==> flow/design.v <==
module MatrixMultUnit(
  input wire reset_n                      ,  
  input wire clk                          ,
  input wire dut_valid                    , 
  output wire dut_ready                   ,
  output wire                           dut__tb__sram_input_write_enable  ,
  output wire [16-1 : 0     ]   dut__tb__sram_input_write_address ,
  output wire [32-1 : 0     ]   dut__tb__sram_input_write_data    ,
  output reg  [16-1 : 0     ]   dut__tb__sram_input_read_address  , 
  input  wire [32-1 : 0     ]   tb__dut__sram_input_read_data     ,     
  output wire                           dut__tb__sram_weight_write_enable  ,
  output wire [16-1 : 0     ]   dut__tb__sram_weight_write_address ,
  output wire [32-1 : 0     ]   dut__tb__sram_weight_write_data    ,
  output reg  [16-1 : 0     ]   dut__tb__sram_weight_read_address  , 
  input  wire [32-1 : 0     ]   tb__dut__sram_weight_read_data     ,     
  output wire                           dut__tb__sram_result_write_enable  ,
  output reg  [16-1 : 0     ]   dut__tb__sram_result_write_address ,
  output wire [32-1 : 0     ]   dut__tb__sram_result_write_data    ,
  output reg  [16-1 : 0     ]   dut__tb__sram_result_read_address  , 
  input  wire [32-1 : 0     ]   tb__dut__sram_result_read_data     ,    
  output wire                           dut__tb__sram_scratchpad_write_enable  ,
  output reg  [16-1 : 0     ]   dut__tb__sram_scratchpad_write_address ,
  output wire [32-1 : 0     ]   dut__tb__sram_scratchpad_write_data    ,
  output reg  [16-1 : 0     ]   dut__tb__sram_scratchpad_read_address  , 
  input  wire [32-1 : 0     ]   tb__dut__sram_scratchpad_read_data  
);
parameter one_address_offset = 12'h1;
parameter idle_state = 4'd0;
parameter get_dimension_state = 4'd1;
parameter accumulating_state = 4'd2;
parameter writing_state = 4'd3;
parameter next_multiplication_setup_state = 4'd4;
parameter setup_multiplication_2_state = 4'd5;
parameter setup_multiplication_3_state = 4'd6;
parameter setup_multiplication_4_state = 4'd7;
parameter setup_multiplication_5_state = 4'd8;
wire my_clock; 
assign my_clock = clk; 
reg [3:0] next_state, current_state;
reg  [32-1 : 0     ]  input_data;
reg  [32-1 : 0     ]  weight_data;
reg  [32-1 : 0     ]  accumulated_result; 
wire [32-1 : 0     ]  mac_result_z;
reg [16-1 : 0     ] input_read_address_next;
reg [16-1 : 0     ] weight_read_address_next;
reg [16-1 : 0     ] result_write_address_next;
reg [16-1 : 0     ] scratchpad_write_address_next;
reg [16-1 : 0     ] next_input_matrix_first_address;
reg [16-1 : 0     ] next_weight_matrix_first_address;
reg [16-1 : 0     ] first_element_of_calculated_input_row_address;
reg [16-1 : 0     ] last_element_of_calculated_input_row_address;
reg [16-1 : 0     ] first_element_of_calculated_weight_matrix_address;
reg [16-1 : 0     ] last_element_of_calculated_weight_matrix_address;
reg [7:0] counter_total_element_in_result_matrix; 
reg [7:0] counter_go_write; 
reg [2:0] counter_next_step;
reg [1:0] counter_3_cycle;
reg [7:0] number_of_input_rows, number_of_input_cols;
reg [7:0] number_of_weight_rows, number_of_weight_cols;
assign dut__tb__sram_input_write_enable = 0;
assign dut__tb__sram_weight_write_enable = 0;
assign dut__tb__sram_input_write_address = 0;
assign dut__tb__sram_input_write_data = 0;
assign dut__tb__sram_weight_write_address = 0;
assign dut__tb__sram_weight_write_data = 0;
always @(posedge clk or negedge reset_n)begin
  if(!reset_n)
    input_read_address_next <= 0;
  else if(current_state == idle_state)
    input_read_address_next <= dut_valid ? one_address_offset : 0;
  else if(dut_valid == 1)
    input_read_address_next <= input_read_address_next + one_address_offset; 
  else if(current_state == idle_state)
    input_read_address_next <= 0;
  else if(current_state == get_dimension_state)
    input_read_address_next <= input_read_address_next + one_address_offset;
  else if((counter_next_step == 6) && (weight_read_address_next == last_element_of_calculated_weight_matrix_address + number_of_weight_cols)) 
    input_read_address_next <= last_element_of_calculated_input_row_address + one_address_offset; 
  else if((counter_next_step == 6) && (weight_read_address_next > last_element_of_calculated_weight_matrix_address))
    input_read_address_next <= first_element_of_calculated_input_row_address; 
  else if((weight_read_address_next == last_element_of_calculated_weight_matrix_address + one_address_offset) && ((current_state == accumulating_state) || (current_state == writing_state) || (current_state == get_dimension_state) || (current_state == setup_multiplication_2_state) || (current_state == setup_multiplication_3_state) || (current_state == setup_multiplication_4_state) || (current_state == setup_multiplication_5_state)))
    input_read_address_next <= last_element_of_calculated_input_row_address + one_address_offset; 
  else if((input_read_address_next == last_element_of_calculated_input_row_address + one_address_offset) && ((current_state == accumulating_state) || (current_state == writing_state) || (current_state == get_dimension_state) || (current_state == setup_multiplication_2_state) || (current_state == setup_multiplication_3_state) || (current_state == setup_multiplication_4_state) || (current_state == setup_multiplication_5_state)))
    input_read_address_next <= first_element_of_calculated_input_row_address; 
  else if((current_state == accumulating_state) || (current_state == writing_state))
    input_read_address_next <= input_read_address_next + one_address_offset;
  else if((current_state == next_multiplication_setup_state) && (counter_next_step == 2))
    input_read_address_next <= next_input_matrix_first_address;
  else if((current_state == next_multiplication_setup_state) && (counter_next_step == 3))
    input_read_address_next <= next_input_matrix_first_address;
  else if((current_state == next_multiplication_setup_state) && (counter_next_step == 4))
    input_read_address_next <= next_input_matrix_first_address;
  else if((current_state == next_multiplication_setup_state) && (counter_next_step == 5))
    input_read_address_next <= next_input_matrix_first_address;
  else 
    input_read_address_next <= input_read_address_next + one_address_offset;
end
always @(posedge clk or negedge reset_n) begin
  if(!reset_n)
    dut__tb__sram_input_read_address <= 0; 
  else if((current_state == idle_state) || (next_state == idle_state))
    dut__tb__sram_input_read_address <= 0; 
  else if(counter_next_step <= 4)
    dut__tb__sram_input_read_address <= input_read_address_next;
end
always @(posedge clk or negedge reset_n) begin
  if(!reset_n)
    dut__tb__sram_result_read_address <= 0;
  else if(current_state == idle_state)
    dut__tb__sram_result_read_address <= 0;
  else if(counter_next_step > 4)
    dut__tb__sram_result_read_address <= input_read_address_next; 
end
always @(posedge clk or negedge reset_n)begin
  if(!reset_n)
    weight_read_address_next <= 0; 
  else if(current_state == idle_state)
    weight_read_address_next <= dut_valid ? one_address_offset : 0;
  else if(dut_valid == 1)
    weight_read_address_next <= weight_read_address_next + one_address_offset;
  else if(current_state == idle_state)
    weight_read_address_next <= 0;
  else if(current_state == get_dimension_state)
    weight_read_address_next <= weight_read_address_next + one_address_offset;
  else if((counter_next_step == 6) && (weight_read_address_next == last_element_of_calculated_weight_matrix_address + number_of_weight_cols) && ((current_state == accumulating_state) || (current_state == writing_state) || (current_state == get_dimension_state) || (current_state == setup_multiplication_2_state) || (current_state == setup_multiplication_3_state) || (current_state == setup_multiplication_4_state) || (current_state == setup_multiplication_5_state)))
    weight_read_address_next <= first_element_of_calculated_weight_matrix_address;
  else if((counter_next_step == 6) && (weight_read_address_next > last_element_of_calculated_weight_matrix_address) && ((current_state == accumulating_state) || (current_state == writing_state) || (current_state == get_dimension_state) || (current_state == setup_multiplication_2_state) || (current_state == setup_multiplication_3_state) || (current_state == setup_multiplication_4_state) || (current_state == setup_multiplication_5_state)))
    weight_read_address_next <= weight_read_address_next - number_of_input_rows*(number_of_weight_cols) + one_address_offset;  
  else if(counter_next_step == 6) 
    weight_read_address_next <= weight_read_address_next + number_of_weight_cols;  
  else if((counter_next_step < 6) && (weight_read_address_next == last_element_of_calculated_weight_matrix_address + one_address_offset) && (input_read_address_next == last_element_of_calculated_input_row_address + one_address_offset)) 
    weight_read_address_next <= first_element_of_calculated_weight_matrix_address; 
  else if(input_read_address_next == last_element_of_calculated_input_row_address + one_address_offset)
    weight_read_address_next <= weight_read_address_next; 
  else if((current_state == next_multiplication_setup_state) && (counter_next_step == 2))
    weight_read_address_next <= next_weight_matrix_first_address;
  else if((current_state == next_multiplication_setup_state) && (counter_next_step == 3))
    weight_read_address_next <= next_weight_matrix_first_address;
  else if((current_state == next_multiplication_setup_state) && (counter_next_step == 4))
    weight_read_address_next <= next_weight_matrix_first_address;
  else if((current_state == next_multiplication_setup_state) && (counter_next_step == 5))
    weight_read_address_next <= next_weight_matrix_first_address;
  else 
    weight_read_address_next <= weight_read_address_next + one_address_offset;
end
always @(posedge clk or negedge reset_n) begin
  if(!reset_n)
    dut__tb__sram_weight_read_address <= 0; 
  else if((current_state == idle_state) || (next_state == idle_state))
    dut__tb__sram_weight_read_address <= 0; 
  else if(counter_next_step <= 4)
    dut__tb__sram_weight_read_address <= weight_read_address_next;
end
always @(posedge clk or negedge reset_n) begin
  if(!reset_n)
    dut__tb__sram_scratchpad_read_address <= 0;
  else if(current_state == idle_state)
    dut__tb__sram_scratchpad_read_address <= 0; 
  else if(counter_next_step > 4)
    dut__tb__sram_scratchpad_read_address <= weight_read_address_next; 
end
always @(posedge clk or negedge reset_n) begin
  if(!reset_n)
    result_write_address_next <= 0;
  else if(current_state == idle_state)
    result_write_address_next <= 0;
  else if(current_state == writing_state)
    result_write_address_next <= result_write_address_next + one_address_offset;
  else 
    result_write_address_next <= result_write_address_next;
end
always @(posedge clk or negedge reset_n) 
begin
    if (!reset_n) 
      dut__tb__sram_result_write_address <= 0;         
    else if(current_state == idle_state)
      dut__tb__sram_result_write_address <= 0; 
    else
      dut__tb__sram_result_write_address <= result_write_address_next;           
end
always @(posedge clk or negedge reset_n)begin
  if(!reset_n)
      scratchpad_write_address_next <= 0;            
  else if(current_state == idle_state)
      scratchpad_write_address_next <= 0;  
  else if(current_state == writing_state)
      scratchpad_write_address_next <= scratchpad_write_address_next + one_address_offset; 
  else 
      scratchpad_write_address_next <= scratchpad_write_address_next; 
end
always @(posedge clk or negedge reset_n)begin
  if (!reset_n) 
    dut__tb__sram_scratchpad_write_address <= 0;         
  else if(current_state == idle_state)
    dut__tb__sram_scratchpad_write_address <= 0;
  else
    dut__tb__sram_scratchpad_write_address <= scratchpad_write_address_next;           
end
always @(posedge clk or negedge reset_n) begin
  if(!reset_n)  
    first_element_of_calculated_input_row_address <= 0;
  else if(current_state == idle_state)
    first_element_of_calculated_input_row_address <= 0;
  else if(current_state == get_dimension_state) 
    first_element_of_calculated_input_row_address <= 1;
  else if((counter_next_step == 6) && (weight_read_address_next == last_element_of_calculated_weight_matrix_address + number_of_weight_cols))  
    first_element_of_calculated_input_row_address <= first_element_of_calculated_input_row_address + number_of_input_rows;
  else if((counter_next_step == 5) && (weight_read_address_next == last_element_of_calculated_weight_matrix_address + one_address_offset))
    first_element_of_calculated_input_row_address <= first_element_of_calculated_input_row_address + number_of_weight_cols;
  else if((counter_next_step < 5) && (weight_read_address_next == last_element_of_calculated_weight_matrix_address + one_address_offset))
    first_element_of_calculated_input_row_address <= first_element_of_calculated_input_row_address + number_of_input_cols;
  else if((current_state == next_multiplication_setup_state) && (counter_next_step == 2))
    first_element_of_calculated_input_row_address <= 1;
  else if((current_state == next_multiplication_setup_state) && (counter_next_step == 3))
    first_element_of_calculated_input_row_address <= 1;
  else if((current_state == next_multiplication_setup_state) && (counter_next_step == 4))
    first_element_of_calculated_input_row_address <= 0;
  else if((current_state == next_multiplication_setup_state) && (counter_next_step == 5))
    first_element_of_calculated_input_row_address <= 3*(number_of_input_rows * number_of_weight_cols);  
  else 
    first_element_of_calculated_input_row_address <= first_element_of_calculated_input_row_address;
end
always @(posedge clk or negedge reset_n) begin
  if(!reset_n)
    last_element_of_calculated_input_row_address <= 0;
  else if(current_state == idle_state)
    last_element_of_calculated_input_row_address <= 0;
  else if(current_state == get_dimension_state)
    last_element_of_calculated_input_row_address <= input_data[15:0];
  else if((counter_next_step == 6) && (weight_read_address_next == last_element_of_calculated_weight_matrix_address + number_of_weight_cols) && (input_read_address_next == last_element_of_calculated_input_row_address + one_address_offset))
    last_element_of_calculated_input_row_address <= last_element_of_calculated_input_row_address + number_of_input_rows; 
  else if((counter_next_step == 5) && (weight_read_address_next == last_element_of_calculated_weight_matrix_address + one_address_offset) && (input_read_address_next == last_element_of_calculated_input_row_address + one_address_offset))
    last_element_of_calculated_input_row_address <= last_element_of_calculated_input_row_address + number_of_weight_cols;
  else if((counter_next_step < 5) && (weight_read_address_next == last_element_of_calculated_weight_matrix_address + one_address_offset) && (input_read_address_next == last_element_of_calculated_input_row_address + one_address_offset))
    last_element_of_calculated_input_row_address <= last_element_of_calculated_input_row_address + number_of_input_cols;
  else if((current_state == next_multiplication_setup_state) && (counter_next_step == 2))
    last_element_of_calculated_input_row_address <= number_of_input_cols;
  else if((current_state == next_multiplication_setup_state) && (counter_next_step == 3))
    last_element_of_calculated_input_row_address <= number_of_input_cols; 
  else if((current_state == next_multiplication_setup_state) && (counter_next_step == 4))
    last_element_of_calculated_input_row_address <= number_of_weight_cols - 1;
  else if((current_state == next_multiplication_setup_state) && (counter_next_step == 5))
    last_element_of_calculated_input_row_address <=  (3*(number_of_input_rows * number_of_weight_cols)) + number_of_input_rows - 1;  
  else 
    last_element_of_calculated_input_row_address <= last_element_of_calculated_input_row_address;
end
always @(posedge clk or negedge reset_n) begin
  if(!reset_n)
    first_element_of_calculated_weight_matrix_address <= 0;
  else if(current_state == idle_state)
    first_element_of_calculated_weight_matrix_address <= 0;
  else if(current_state == get_dimension_state)
    first_element_of_calculated_weight_matrix_address <= 1;  
  else if((current_state == next_multiplication_setup_state) && (counter_next_step == 2))
    first_element_of_calculated_weight_matrix_address <= first_element_of_calculated_weight_matrix_address + number_of_weight_rows * number_of_weight_cols;  
  else if((current_state == next_multiplication_setup_state) && (counter_next_step == 3))
    first_element_of_calculated_weight_matrix_address <= first_element_of_calculated_weight_matrix_address + number_of_weight_rows * number_of_weight_cols;  
  else if((current_state == next_multiplication_setup_state) && (counter_next_step == 4))
    first_element_of_calculated_weight_matrix_address <= number_of_input_rows * number_of_weight_cols;  
  else if((current_state == next_multiplication_setup_state) && (counter_next_step == 5))
    first_element_of_calculated_weight_matrix_address <= first_element_of_calculated_weight_matrix_address + (number_of_input_rows * number_of_weight_cols);  
  else
    first_element_of_calculated_weight_matrix_address <= first_element_of_calculated_weight_matrix_address;
end
always @(posedge clk or negedge reset_n) begin
  if(!reset_n)
    last_element_of_calculated_weight_matrix_address <= 0;
  else if(current_state == idle_state)
    last_element_of_calculated_weight_matrix_address <= 0;
  else if(current_state == get_dimension_state)
    last_element_of_calculated_weight_matrix_address <= number_of_weight_rows * number_of_weight_cols;  
  else if((current_state == next_multiplication_setup_state) && (counter_next_step == 2))
    last_element_of_calculated_weight_matrix_address <= last_element_of_calculated_weight_matrix_address + number_of_weight_rows * number_of_weight_cols;  
  else if((current_state == next_multiplication_setup_state) && (counter_next_step == 3))
    last_element_of_calculated_weight_matrix_address <= last_element_of_calculated_weight_matrix_address + number_of_weight_rows * number_of_weight_cols;  
  else if((current_state == next_multiplication_setup_state) && (counter_next_step == 4))
    last_element_of_calculated_weight_matrix_address <= 2 * number_of_input_rows * number_of_weight_cols - 1;  
  else if((current_state == next_multiplication_setup_state) && (counter_next_step == 5))
    last_element_of_calculated_weight_matrix_address <= last_element_of_calculated_weight_matrix_address + (number_of_input_rows * number_of_weight_cols);  
  else
    last_element_of_calculated_weight_matrix_address <= last_element_of_calculated_weight_matrix_address;
end
always @(posedge clk or negedge reset_n)
begin
  if(!reset_n) 
    next_input_matrix_first_address <= 0;
  else if(current_state == idle_state)
    next_input_matrix_first_address <= 0;
  else if(current_state == get_dimension_state)
    next_input_matrix_first_address <= 1; 
  else if((current_state == next_multiplication_setup_state) && (counter_next_step == 2))
    next_input_matrix_first_address <= 1; 
  else if((current_state == next_multiplication_setup_state) && (counter_next_step == 3))
    next_input_matrix_first_address <= 0; 
  else if((current_state == next_multiplication_setup_state) && (counter_next_step == 4))
    next_input_matrix_first_address <= 3*(number_of_input_rows * number_of_weight_cols);  
  else 
    next_input_matrix_first_address <= next_input_matrix_first_address;
end
always @(posedge clk or negedge reset_n)begin
  if(!reset_n)
    next_weight_matrix_first_address <= 0;
  else if(current_state == idle_state)
    next_weight_matrix_first_address <= 0;
  else if(current_state == get_dimension_state)
    next_weight_matrix_first_address <= number_of_weight_rows * number_of_weight_cols + 1;  
  else if((current_state == next_multiplication_setup_state) && ((counter_next_step == 2)))
    next_weight_matrix_first_address <= next_weight_matrix_first_address + (number_of_weight_rows * number_of_weight_cols);  
  else if((current_state == next_multiplication_setup_state) && (counter_next_step == 3))
    next_weight_matrix_first_address <= number_of_input_rows * number_of_weight_cols;  
  else if((current_state == next_multiplication_setup_state) && (counter_next_step == 4))
    next_weight_matrix_first_address <= 2 * number_of_input_rows * number_of_weight_cols;  
  else 
    next_weight_matrix_first_address <= next_weight_matrix_first_address;
end
always @(posedge clk or negedge reset_n) 
begin
    if(!reset_n)begin
      number_of_input_rows <= 0;
      number_of_input_cols <= 0;
      number_of_weight_rows <= 0;
      number_of_weight_cols <= 0;
    end else if(current_state == idle_state)begin
      number_of_input_rows <= 0;
      number_of_input_cols <= 0;
      number_of_weight_rows <= 0;
      number_of_weight_cols <= 0;
    end else if(current_state == get_dimension_state)   begin
      number_of_input_rows <= input_data[31:16];  
      number_of_input_cols <= input_data[15:0];
      number_of_weight_rows <= weight_data[31:16];
      number_of_weight_cols <= weight_data[15:0];
    end else begin
      number_of_input_rows <= number_of_input_rows;
      number_of_input_cols <= number_of_input_cols;
      number_of_weight_rows <= number_of_weight_rows;
      number_of_weight_cols <= number_of_weight_cols;
    end        
end
always @(posedge clk or negedge reset_n)begin
  if(!reset_n)
    counter_go_write <= 0;
  else if(current_state == idle_state)
    counter_go_write <= 0; 
  else if(current_state == get_dimension_state)
    counter_go_write <= input_data[15:0] - 1;  
  else if(current_state == accumulating_state) 
    counter_go_write <= counter_go_write - 1;
  else if((current_state == writing_state) && (counter_next_step == 6))
    counter_go_write <= number_of_input_rows - 1; 
  else if((current_state == writing_state) && (counter_next_step == 5)) 
    counter_go_write <= number_of_weight_cols - 1;  
  else if((current_state == writing_state) && (counter_next_step < 5))
    counter_go_write <= number_of_input_cols - 1;
  else if(current_state == setup_multiplication_2_state)
    counter_go_write <= number_of_input_cols - 1;
  else if(current_state == setup_multiplication_3_state)
    counter_go_write <= number_of_input_cols - 1;
  else if(current_state == setup_multiplication_4_state)
    counter_go_write <= number_of_weight_cols - 1;  
  else if(current_state == setup_multiplication_5_state)
    counter_go_write <= number_of_input_rows - 1;  
  else 
    counter_go_write <= counter_go_write; 
end
always @(posedge clk or negedge reset_n) 
begin
  if(!reset_n)
    counter_total_element_in_result_matrix <= 0;
  else if (current_state == idle_state)
    counter_total_element_in_result_matrix <= 0;     
  else if (current_state == get_dimension_state)
    counter_total_element_in_result_matrix <= (input_data[31:16] * weight_data[15:0]) - 1; 
  else if (current_state == writing_state) 
    counter_total_element_in_result_matrix <= counter_total_element_in_result_matrix - 1;
  else if (current_state == setup_multiplication_2_state) 
    counter_total_element_in_result_matrix <= (number_of_input_rows * number_of_weight_cols) - 1;
  else if (current_state == setup_multiplication_3_state) 
    counter_total_element_in_result_matrix <= (number_of_input_rows * number_of_weight_cols) - 1;
  else if (current_state == setup_multiplication_4_state) 
    counter_total_element_in_result_matrix <= (number_of_input_rows * number_of_input_rows) - 1;   
  else if (current_state == setup_multiplication_5_state) 
    counter_total_element_in_result_matrix <= (number_of_input_rows * number_of_weight_cols) - 1; 
  else 
    counter_total_element_in_result_matrix <= counter_total_element_in_result_matrix;  
end
always @(posedge clk or negedge reset_n) begin
  if(!reset_n)begin
    counter_next_step <= 0;
  end else if(current_state == idle_state) begin
    counter_next_step <= 2;
  end else if(current_state == next_multiplication_setup_state)begin
    counter_next_step <= counter_next_step + 1;
  end else
    counter_next_step <= counter_next_step;
end
always @(posedge clk or negedge reset_n)begin
  if(!reset_n)
    counter_3_cycle <= 0;
  else if(current_state == idle_state) 
    counter_3_cycle <= 2;
  else if (current_state == get_dimension_state)
    counter_3_cycle <= counter_3_cycle - 1;
  else if(current_state == setup_multiplication_2_state) 
    counter_3_cycle <= counter_3_cycle - 1;
  else if(current_state == setup_multiplication_3_state) 
    counter_3_cycle <= counter_3_cycle - 1;
  else if(current_state == setup_multiplication_4_state) 
    counter_3_cycle <= counter_3_cycle - 1;
  else if(current_state == setup_multiplication_5_state) 
    counter_3_cycle <= counter_3_cycle - 1;
  else 
    counter_3_cycle <= 2;
end
always @(posedge clk or negedge reset_n) 
begin
    if(!reset_n)begin
      input_data <= 0;      
      weight_data <= 0;        
    end else if(current_state == idle_state)begin
      input_data <= 0;      
      weight_data <= 0;  
    end else if(counter_next_step <= 4)begin 
      input_data <= tb__dut__sram_input_read_data;      
      weight_data <= tb__dut__sram_weight_read_data;
    end else begin 
      input_data <= tb__dut__sram_result_read_data;      
      weight_data <= tb__dut__sram_scratchpad_read_data;
    end 
end
interger_accumulated_matrix_multiplication u1( 
  .input_data(input_data),   
  .weight_data(weight_data),  
  .accumulated_result_data(accumulated_result),
  .result_data(mac_result_z)
);
always @(posedge clk or negedge reset_n)begin
  if(!reset_n)
    accumulated_result <= 0;
  else if (current_state == idle_state)
    accumulated_result <= 0;
  else if((current_state == accumulating_state))
    accumulated_result <= mac_result_z;
  else if(current_state == writing_state)
    accumulated_result <= 0;
  else if(current_state == next_multiplication_setup_state)
    accumulated_result <= 0;
  else if(current_state == setup_multiplication_2_state)
    accumulated_result <= 0;
  else if(current_state == setup_multiplication_3_state)
    accumulated_result <= 0;
  else if(current_state == setup_multiplication_4_state)
    accumulated_result <= 0;
  else if(current_state == setup_multiplication_5_state)
    accumulated_result <= 0;
  else 
    accumulated_result <= accumulated_result;
end
assign dut__tb__sram_result_write_data = accumulated_result;
assign dut__tb__sram_result_write_enable = (current_state == writing_state) ? 1 : 0;
assign dut__tb__sram_scratchpad_write_data = accumulated_result;
assign dut__tb__sram_scratchpad_write_enable = (current_state == writing_state) ? 1 : 0;
always @(posedge clk or negedge reset_n) begin
  if(!reset_n)
    current_state <= 0;
  else 
    current_state <= next_state;
end
always @(*) begin
  case (current_state)
    idle_state:begin
      if (dut_valid == 1)  
        next_state = get_dimension_state;
      else  
        next_state = idle_state;
    end
    get_dimension_state:begin
      if(counter_3_cycle != 0)
        next_state = get_dimension_state;
      else 
        next_state = accumulating_state;
    end
    accumulating_state: begin 
      if(counter_go_write == 0)
        next_state = writing_state;
      else 
        next_state = accumulating_state;
    end
    writing_state:begin
      if(counter_total_element_in_result_matrix != 0) 
        next_state = accumulating_state;
      else 
        next_state = next_multiplication_setup_state;
    end
    next_multiplication_setup_state:begin
      if(counter_next_step == 2)
        next_state = setup_multiplication_2_state;
      else if(counter_next_step == 3)
        next_state = setup_multiplication_3_state;
      else if(counter_next_step == 4)
        next_state = setup_multiplication_4_state;
      else if(counter_next_step == 5)
        next_state = setup_multiplication_5_state;
      else if(counter_next_step == 6)
        next_state = idle_state; 
      else 
        next_state = next_multiplication_setup_state;
    end
    setup_multiplication_2_state:begin
      if(counter_3_cycle == 0) 
        next_state = accumulating_state;
      else  
        next_state = setup_multiplication_2_state;
    end
    setup_multiplication_3_state:begin
      if(counter_3_cycle == 0) 
        next_state = accumulating_state;
      else  
        next_state = setup_multiplication_3_state;
    end
    setup_multiplication_4_state:begin
      if(counter_3_cycle == 0) 
        next_state = accumulating_state;
      else  
        next_state = setup_multiplication_4_state;
    end
    setup_multiplication_5_state:begin
      if(counter_3_cycle == 0) 
        next_state = accumulating_state;
      else  
        next_state = setup_multiplication_5_state;
    end
    default: next_state = idle_state;
  endcase
end
assign dut_ready = (current_state == idle_state) ? 1:0;
endmodule
module interger_accumulated_matrix_multiplication ( 
  input wire [32-1  : 0] input_data,
  input wire [32-1  : 0] weight_data,
  input wire [32-1 : 0] accumulated_result_data,
  output wire [32-1 : 0] result_data
);
  assign result_data = (input_data * weight_data) + accumulated_result_data;
endmodule
# Tool chain data of MatrixMultUnit
# Tool output for the design above, in the order of the flow.
# Lines are those of the file above, counted from 1.
# Library cell names are shortened.
# A cell with -- has no value.
dict set report setup {
  top {MatrixMultUnit}
  clock_port {clk}
  library {sky130hd}
  pvt_corner {tt_025C_1v80}
}

# Word-level counts
# Counts by Yosys on the flattened word-level netlist (proc, flatten, opt, wreduce; memories kept). Register bits leave out memories and registers merged into their read ports (data or address). Print and check cells are left out.
dict set report bits {
  rom_bits 0
  wordCells 281
  clocked_rd_ports_x_width 0
  register_bits 409
  ramBits 0
  latch_bits 0
  inputBits 131
  memories 0
  output_inout_bits 261
}
dict set report op_classes {
  compare 5
  n_shift 0
  eq_ne 17
  bitwise 0
  reduce_and_logical 45
  muxes 140
  n_div 0
  n_addsub 37
  n_mul 9
}
# op n
set ops {}
lappend ops {{16-bit two-way mux} 78}
lappend ops {{32-bit by 32-bit multiplier with 32-bit output} 1}
lappend ops {{8-bit by 8-bit multiplier with 16-bit output} 4}
lappend ops {{32-bit two-way mux} 12}
lappend ops {{16-bit by 16-bit multiplier with 8-bit output} 1}
lappend ops {{8-bit two-way mux} 25}
lappend ops {{16-bit by 8-bit adder with 16-bit output} 9}
lappend ops {{16-bit by 1-bit adder with 16-bit output with constant B} 8}
lappend ops {{8-bit by 8-bit multiplier with 15-bit output} 1}
lappend ops {{16-bit adder} 5}
lappend ops {{8-bit by 1-bit subtractor with 8-bit output with constant B} 8}
lappend ops {{8-bit by 8-bit multiplier with 8-bit output} 1}
lappend ops {{16-bit equality test} 3}
lappend ops {{4-bit case mux with 9-bit select} 1}
lappend ops {{16-bit by 1-bit subtractor with 16-bit output with constant B} 2}
lappend ops {{2-bit by 16-bit multiplier with 16-bit output with constant A} 1}
lappend ops {{32-bit adder} 1}
lappend ops {{3-bit two-way mux} 7}
lappend ops {{1-bit logical AND} 20}
lappend ops {{4-bit two-way mux} 5}
lappend ops {{9-bit nonzero test} 2}
lappend ops {{16-bit subtractor} 1}
lappend ops {{16-bit greater-than comparator} 1}
lappend ops {{4-bit by 3-bit equality test with 1-bit output with constant B} 4}
lappend ops {{8-bit nonzero test} 2}
lappend ops {{2-bit two-way mux} 7}
lappend ops {{2-bit nonzero test} 6}
lappend ops {{10-bit nonzero test} 1}
# Other operator kinds: 20; their cells: 36.

# Depth
# Depth = most cells in a row (Yosys ltp): at word level without a register or memory, in the mapped netlist without a sequential cell, where the memories' decode and read muxes count.
dict set report logic_depth {
  ltp_word 15
  abc_area 0
  ltp_mapped 34
  mapped_depth_nobuf 32
}

# Netlist
# Source: synth_stat.txt of the flow (Yosys; design flattened, memories mapped). It holds for the ABC_AREA given above (unset counts as 0); a run with the other value may have another netlist.
# cell n area_total_um2
set by_type {}
lappend by_type {fa_1 555 1.11E+04}
lappend by_type {dfrtp_1 413 1.03E+04}
lappend by_type {ha_1 474 5.93E+03}
lappend by_type {nand2_1 1012 3.8E+03}
lappend by_type {inv_1 798 3E+03}
lappend by_type {xnor2_1 320 2.8E+03}
lappend by_type {a21oi_1 442 2.21E+03}
lappend by_type {nor2_1 364 1366.31}
lappend by_type {xor2_1 153 1.34E+03}
lappend by_type {and2_1 207 1.29E+03}
lappend by_type {clkbuf_1 321 1.2E+03}
lappend by_type {o21ai_0 228 1.14E+03}
lappend by_type {buf_4 134 1.01E+03}
lappend by_type {a211oi_1 94 705.677}
lappend by_type {mux2i_1 58 580.557}
lappend by_type {a21o_1 77 578.054}
lappend by_type {a22o_1 58 507.987}
lappend by_type {nor3_1 98 490.47}
# Not listed: further types 77, cells in them 864.
dict set report synth_totals {
  sequential_area_mm2 0.0103612
  buffers 504
  cell_count 6670
  ffs 414
  synth_area_mm2 0.0554807
}
# By module: a second synthesis without flattening, with its own total; a netlist apart from the flattened one above.
dict set report unflattened {
  cells_unflattened 6805
  area_unflattened_mm2 0.0564779
}
# Rows give one instance, submodules left out.
# mod area_mm2 mod_seq_area_mm2 n_inst n_cells
set by_module {}
lappend by_module {MatrixMultUnit 0.0396881 0.0103612 1 4913}
lappend by_module {interger_accumulated_matrix_multiplication 0.0167899 0 1 1892}

# Worst setup path after synthesis
# Source: OpenSTA report_checks on the synthesized netlist (no wires, ideal clock, input and output delay 20% of the period each), path of least setup slack; recovery checks are left aside. Register names are those of the netlist, which keeps one name where synthesis merged equal registers.
dict set report synth_timing {
  path_kind {flip-flop to flip-flop}
  from {register number_of_weight_cols[2]}
  to {register last_element_of_calculated_input_row_address[15]}
  path_delay_ns 7.294
  t_first_pin_ns 0.000
  path_slack_ns 2.706
  path_buffers 2
  arrival_time_ns 7.221
  setup_time_ns 0.073
  tclk_ns 10.0
  required_time_ns 9.927
  path_stages 34
  synth_period_reached_ns 7.294
}
# "path_delay_ns" is the arrival time less input delay plus setup time.
# "path_stages" counts driving pins, that of a launching flip-flop among them; a cell with two outputs on the path counts twice.
# "synth_period_reached_ns" = period - worst setup slack (recovery checks aside). The figure is calculated, with input and output delays left at 20% of the set period.
# Between the ends stands the longest chain of elaborated cells between them, by number of cells; it is not shown to be the way that was timed. Of several equally long chains one is given.
# Each line given opens the expression or statement behind the cell; cells for indexed reads and writes are added by Yosys, which also makes memories of some case tables.
# A register here has more assigning lines than the two given.
dict set report synth_via {
  cell_sequence {dfrtp_1 > clkbuf_1 > clkbuf_1 > nand2_1 > fa_1 > fa_1 > inv_1 > fa_1 > inv_1 > fa_1 > inv_1 > ha_1 > o21ai_0 > nor2_1 > o21a_1 > nor2_1 > xnor2_1 > ha_1 > and2_1 > a31oi_1 > o21ai_0 > nor2_1 > xnor2_1 > inv_1 > ha_1 > a21boi_0 > a41o_1 > o41a_1 > a21o_1 > a21oi_1 > xor2_1 > mux2i_1 > nand2_1 > a21oi_2}
  elab_chain_len 13
  cells_between 20
  cone_classes {5 x add/sub; 2 x mul; 1 x eq/ne; 9 x mux; 3 x reduce/logical}
}
# element line_no
set synth_lines {}
lappend synth_lines {{start: declaration} 59} ;# reg [7:0] number_of_weight_rows, number_of_weight_cols;
lappend synth_lines {{start: assignment} 332} ;# number_of_weight_cols <= weight_data[15:0];
lappend synth_lines {{start: assignment} 337} ;# number_of_weight_cols <= number_of_weight_cols;
lappend synth_lines {{8-bit by 8-bit multiplier with 16-bit output} 243} ;# last_element_of_calculated_input_row_address <=  (3*(number_of_input_rows * number_of_weight_cols)) + number_o ...
lappend synth_lines {{2-bit by 16-bit multiplier with 16-bit output} 243}
lappend synth_lines {{16-bit by 8-bit adder with 16-bit output} 243}
lappend synth_lines {{16-bit by 1-bit subtractor with 16-bit output} 243}
lappend synth_lines {{16-bit two-way mux} 242} ;# else if((current_state == next_multiplication_setup_state) && (counter_next_step == 5))
lappend synth_lines {{16-bit two-way mux} 240} ;# else if((current_state == next_multiplication_setup_state) && (counter_next_step == 4))
lappend synth_lines {{16-bit two-way mux} 238} ;# else if((current_state == next_multiplication_setup_state) && (counter_next_step == 3))
lappend synth_lines {{16-bit two-way mux} 236} ;# else if((current_state == next_multiplication_setup_state) && (counter_next_step == 2))
lappend synth_lines {{16-bit two-way mux} 234} ;# else if((counter_next_step < 5) && (weight_read_address_next == last_element_of_calculated_weight_matrix_addre ...
lappend synth_lines {{16-bit two-way mux} 232} ;# else if((counter_next_step == 5) && (weight_read_address_next == last_element_of_calculated_weight_matrix_addr ...
lappend synth_lines {{16-bit two-way mux} 230} ;# else if((counter_next_step == 6) && (weight_read_address_next == last_element_of_calculated_weight_matrix_addr ...
lappend synth_lines {{16-bit two-way mux} 228} ;# else if(current_state == get_dimension_state)
lappend synth_lines {{16-bit two-way mux} 226} ;# else if(current_state == idle_state)
lappend synth_lines {{end: assignment} 229} ;# last_element_of_calculated_input_row_address <= input_data[15:0];
lappend synth_lines {{end: assignment} 231} ;# last_element_of_calculated_input_row_address <= last_element_of_calculated_input_row_address + number_of_input ...
lappend synth_lines {{end: declaration} 51} ;# reg [16-1 : 0     ] last_element_of_calculated_input_row_address;

# Timing after layout
# Path of least setup slack in the final report of record 1 (OpenROAD, finished layout, wires in). Where an end is a register, its clock arrival counts in the times.
dict set report layout_timing {
  path_kind {flip-flop to flip-flop}
  from {register number_of_input_rows[2]}
  to {register last_element_of_calculated_input_row_address[14]}
  arrival_time_ns 8.85
  tclk_ns 10.0
  path_stages 28
  required_time_ns 10.53
  setup_time_ns 0.14
  t_first_pin_ns 0.66
  path_slack_ns 1.68
  path_buffers 0
}
# Between the ends stands the longest chain of elaborated cells between them, by number of cells; it is not shown to be the way that was timed. Of several equally long chains one is given.
# A register here has more assigning lines than the two given.
dict set report layout_via {
  cell_sequence {dfrtp_1 > clkinv_1 > nor2_1 > ha_1 > ha_1 > inv_1 > fa_1 > inv_1 > ha_1 > fa_1 > xnor2_1 > inv_1 > ha_1 > or2_2 > o21ai_0 > ha_1 > inv_1 > ha_1 > or2_2 > o311a_1 > a41o_1 > o41ai_1 > o21ai_0 > xor2_1 > o21ai_0 > o2111ai_1 > o211ai_1 > a211oi_1}
  elab_chain_len 13
  cells_between 14
  cone_classes {3 x add/sub; 2 x mul; 9 x mux}
}
# element line_no
set layout_lines {}
lappend layout_lines {{start: declaration} 58} ;# reg [7:0] number_of_input_rows, number_of_input_cols;
lappend layout_lines {{start: assignment} 329} ;# number_of_input_rows <= input_data[31:16];
lappend layout_lines {{start: assignment} 334} ;# number_of_input_rows <= number_of_input_rows;
lappend layout_lines {{8-bit by 8-bit multiplier with 16-bit output} 243} ;# last_element_of_calculated_input_row_address <=  (3*(number_of_input_rows * number_of_weight_cols)) + number_o ...
lappend layout_lines {{2-bit by 16-bit multiplier with 16-bit output} 243}
lappend layout_lines {{16-bit by 8-bit adder with 16-bit output} 243}
lappend layout_lines {{16-bit by 1-bit subtractor with 16-bit output} 243}
lappend layout_lines {{16-bit two-way mux} 242} ;# else if((current_state == next_multiplication_setup_state) && (counter_next_step == 5))
lappend layout_lines {{16-bit two-way mux} 240} ;# else if((current_state == next_multiplication_setup_state) && (counter_next_step == 4))
lappend layout_lines {{16-bit two-way mux} 238} ;# else if((current_state == next_multiplication_setup_state) && (counter_next_step == 3))
lappend layout_lines {{16-bit two-way mux} 236} ;# else if((current_state == next_multiplication_setup_state) && (counter_next_step == 2))
lappend layout_lines {{16-bit two-way mux} 234} ;# else if((counter_next_step < 5) && (weight_read_address_next == last_element_of_calculated_weight_matrix_addre ...
lappend layout_lines {{16-bit two-way mux} 232} ;# else if((counter_next_step == 5) && (weight_read_address_next == last_element_of_calculated_weight_matrix_addr ...
lappend layout_lines {{16-bit two-way mux} 230} ;# else if((counter_next_step == 6) && (weight_read_address_next == last_element_of_calculated_weight_matrix_addr ...
lappend layout_lines {{16-bit two-way mux} 228} ;# else if(current_state == get_dimension_state)
lappend layout_lines {{16-bit two-way mux} 226} ;# else if(current_state == idle_state)
lappend layout_lines {{end: assignment} 229} ;# last_element_of_calculated_input_row_address <= input_data[15:0];
lappend layout_lines {{end: assignment} 231} ;# last_element_of_calculated_input_row_address <= last_element_of_calculated_input_row_address + number_of_input ...
lappend layout_lines {{end: declaration} 51} ;# reg [16-1 : 0     ] last_element_of_calculated_input_row_address;

# Settings and measured results of 5 stored flow runs for module MatrixMultUnit (sky130hd), not sorted in any way. The constraints put input and output delay at 20% of the set period each and load the outputs with 0.01 pF.
# "clock_period_reached_ns": clock period set for the run, less the worst setup slack. It is reckoned from that one timing run; input and output delays stay at 20% of the period that was set.
# By "worstPathTime_ns" is meant the share of the clock period that the worst setup path is allowed (20% is reserved at inputs, 20% at outputs), minus its slack. Clock arrival times at its registers enter into it.
run="record 1" settings MAX_ROUTING_LAYER="met4" SLEW_MARGIN=25 period_ns=10.0 CAP_MARGIN=20 CORE_MARGIN=2 CORE_UTILIZATION=40
run="record 1" results worstPathTime_ns=8.32 critical_path_type="flip-flop to flip-flop" total_die_area_mm2=0.141696 post_route_util_frac=0.448 final_hold_ws_ns=0.448 worst_setup_slack_ns=1.679 post_synth_area_mm2=0.0554807 clock_period_reached_ns=8.321
run="record 2" settings CORE_MARGIN=5 CTS_CLUSTER_DIAMETER=90 CTS_CLUSTER_SIZE=99 MAX_ROUTING_LAYER="met4" SLEW_MARGIN=25 period_ns=10.0 CAP_MARGIN=20 CORE_UTILIZATION=40
run="record 2" results worstPathTime_ns=7.92 critical_path_type="flip-flop to flip-flop" total_die_area_mm2=0.146249 post_route_util_frac=0.445 final_hold_ws_ns=0.442 worst_setup_slack_ns=2.082 post_synth_area_mm2=0.0554807 clock_period_reached_ns=7.918
run="record 3" settings CORE_UTILIZATION=40 SETUP_SLACK_MARGIN=-0.2 period_ns=8.17 CAP_MARGIN=20 CORE_MARGIN=2 SLEW_MARGIN=20
run="record 3" results worstPathTime_ns=7.77 critical_path_type="flip-flop to flip-flop" total_die_area_mm2=0.141696 post_route_util_frac=0.45 final_hold_ws_ns=0.445 worst_setup_slack_ns=0.398 post_synth_area_mm2=0.0554807 clock_period_reached_ns=7.772
run="record 4" settings CORE_UTILIZATION=40 period_ns=13.4 CAP_MARGIN=20 CORE_MARGIN=2 SLEW_MARGIN=20
run="record 4" results worstPathTime_ns=8.30 critical_path_type="flip-flop to flip-flop" total_die_area_mm2=0.141696 post_route_util_frac=0.447 final_hold_ws_ns=0.439 worst_setup_slack_ns=5.103 post_synth_area_mm2=0.0554807 clock_period_reached_ns=8.297
run="record 5" settings CORE_UTILIZATION=68 period_ns=8.17 CAP_MARGIN=20 CORE_MARGIN=2 SLEW_MARGIN=20
run="record 5" results worstPathTime_ns=7.85 critical_path_type="flip-flop to flip-flop" total_die_area_mm2=0.0838913 post_route_util_frac=0.751 final_hold_ws_ns=0.441 worst_setup_slack_ns=0.317 post_synth_area_mm2=0.0554807 clock_period_reached_ns=7.853
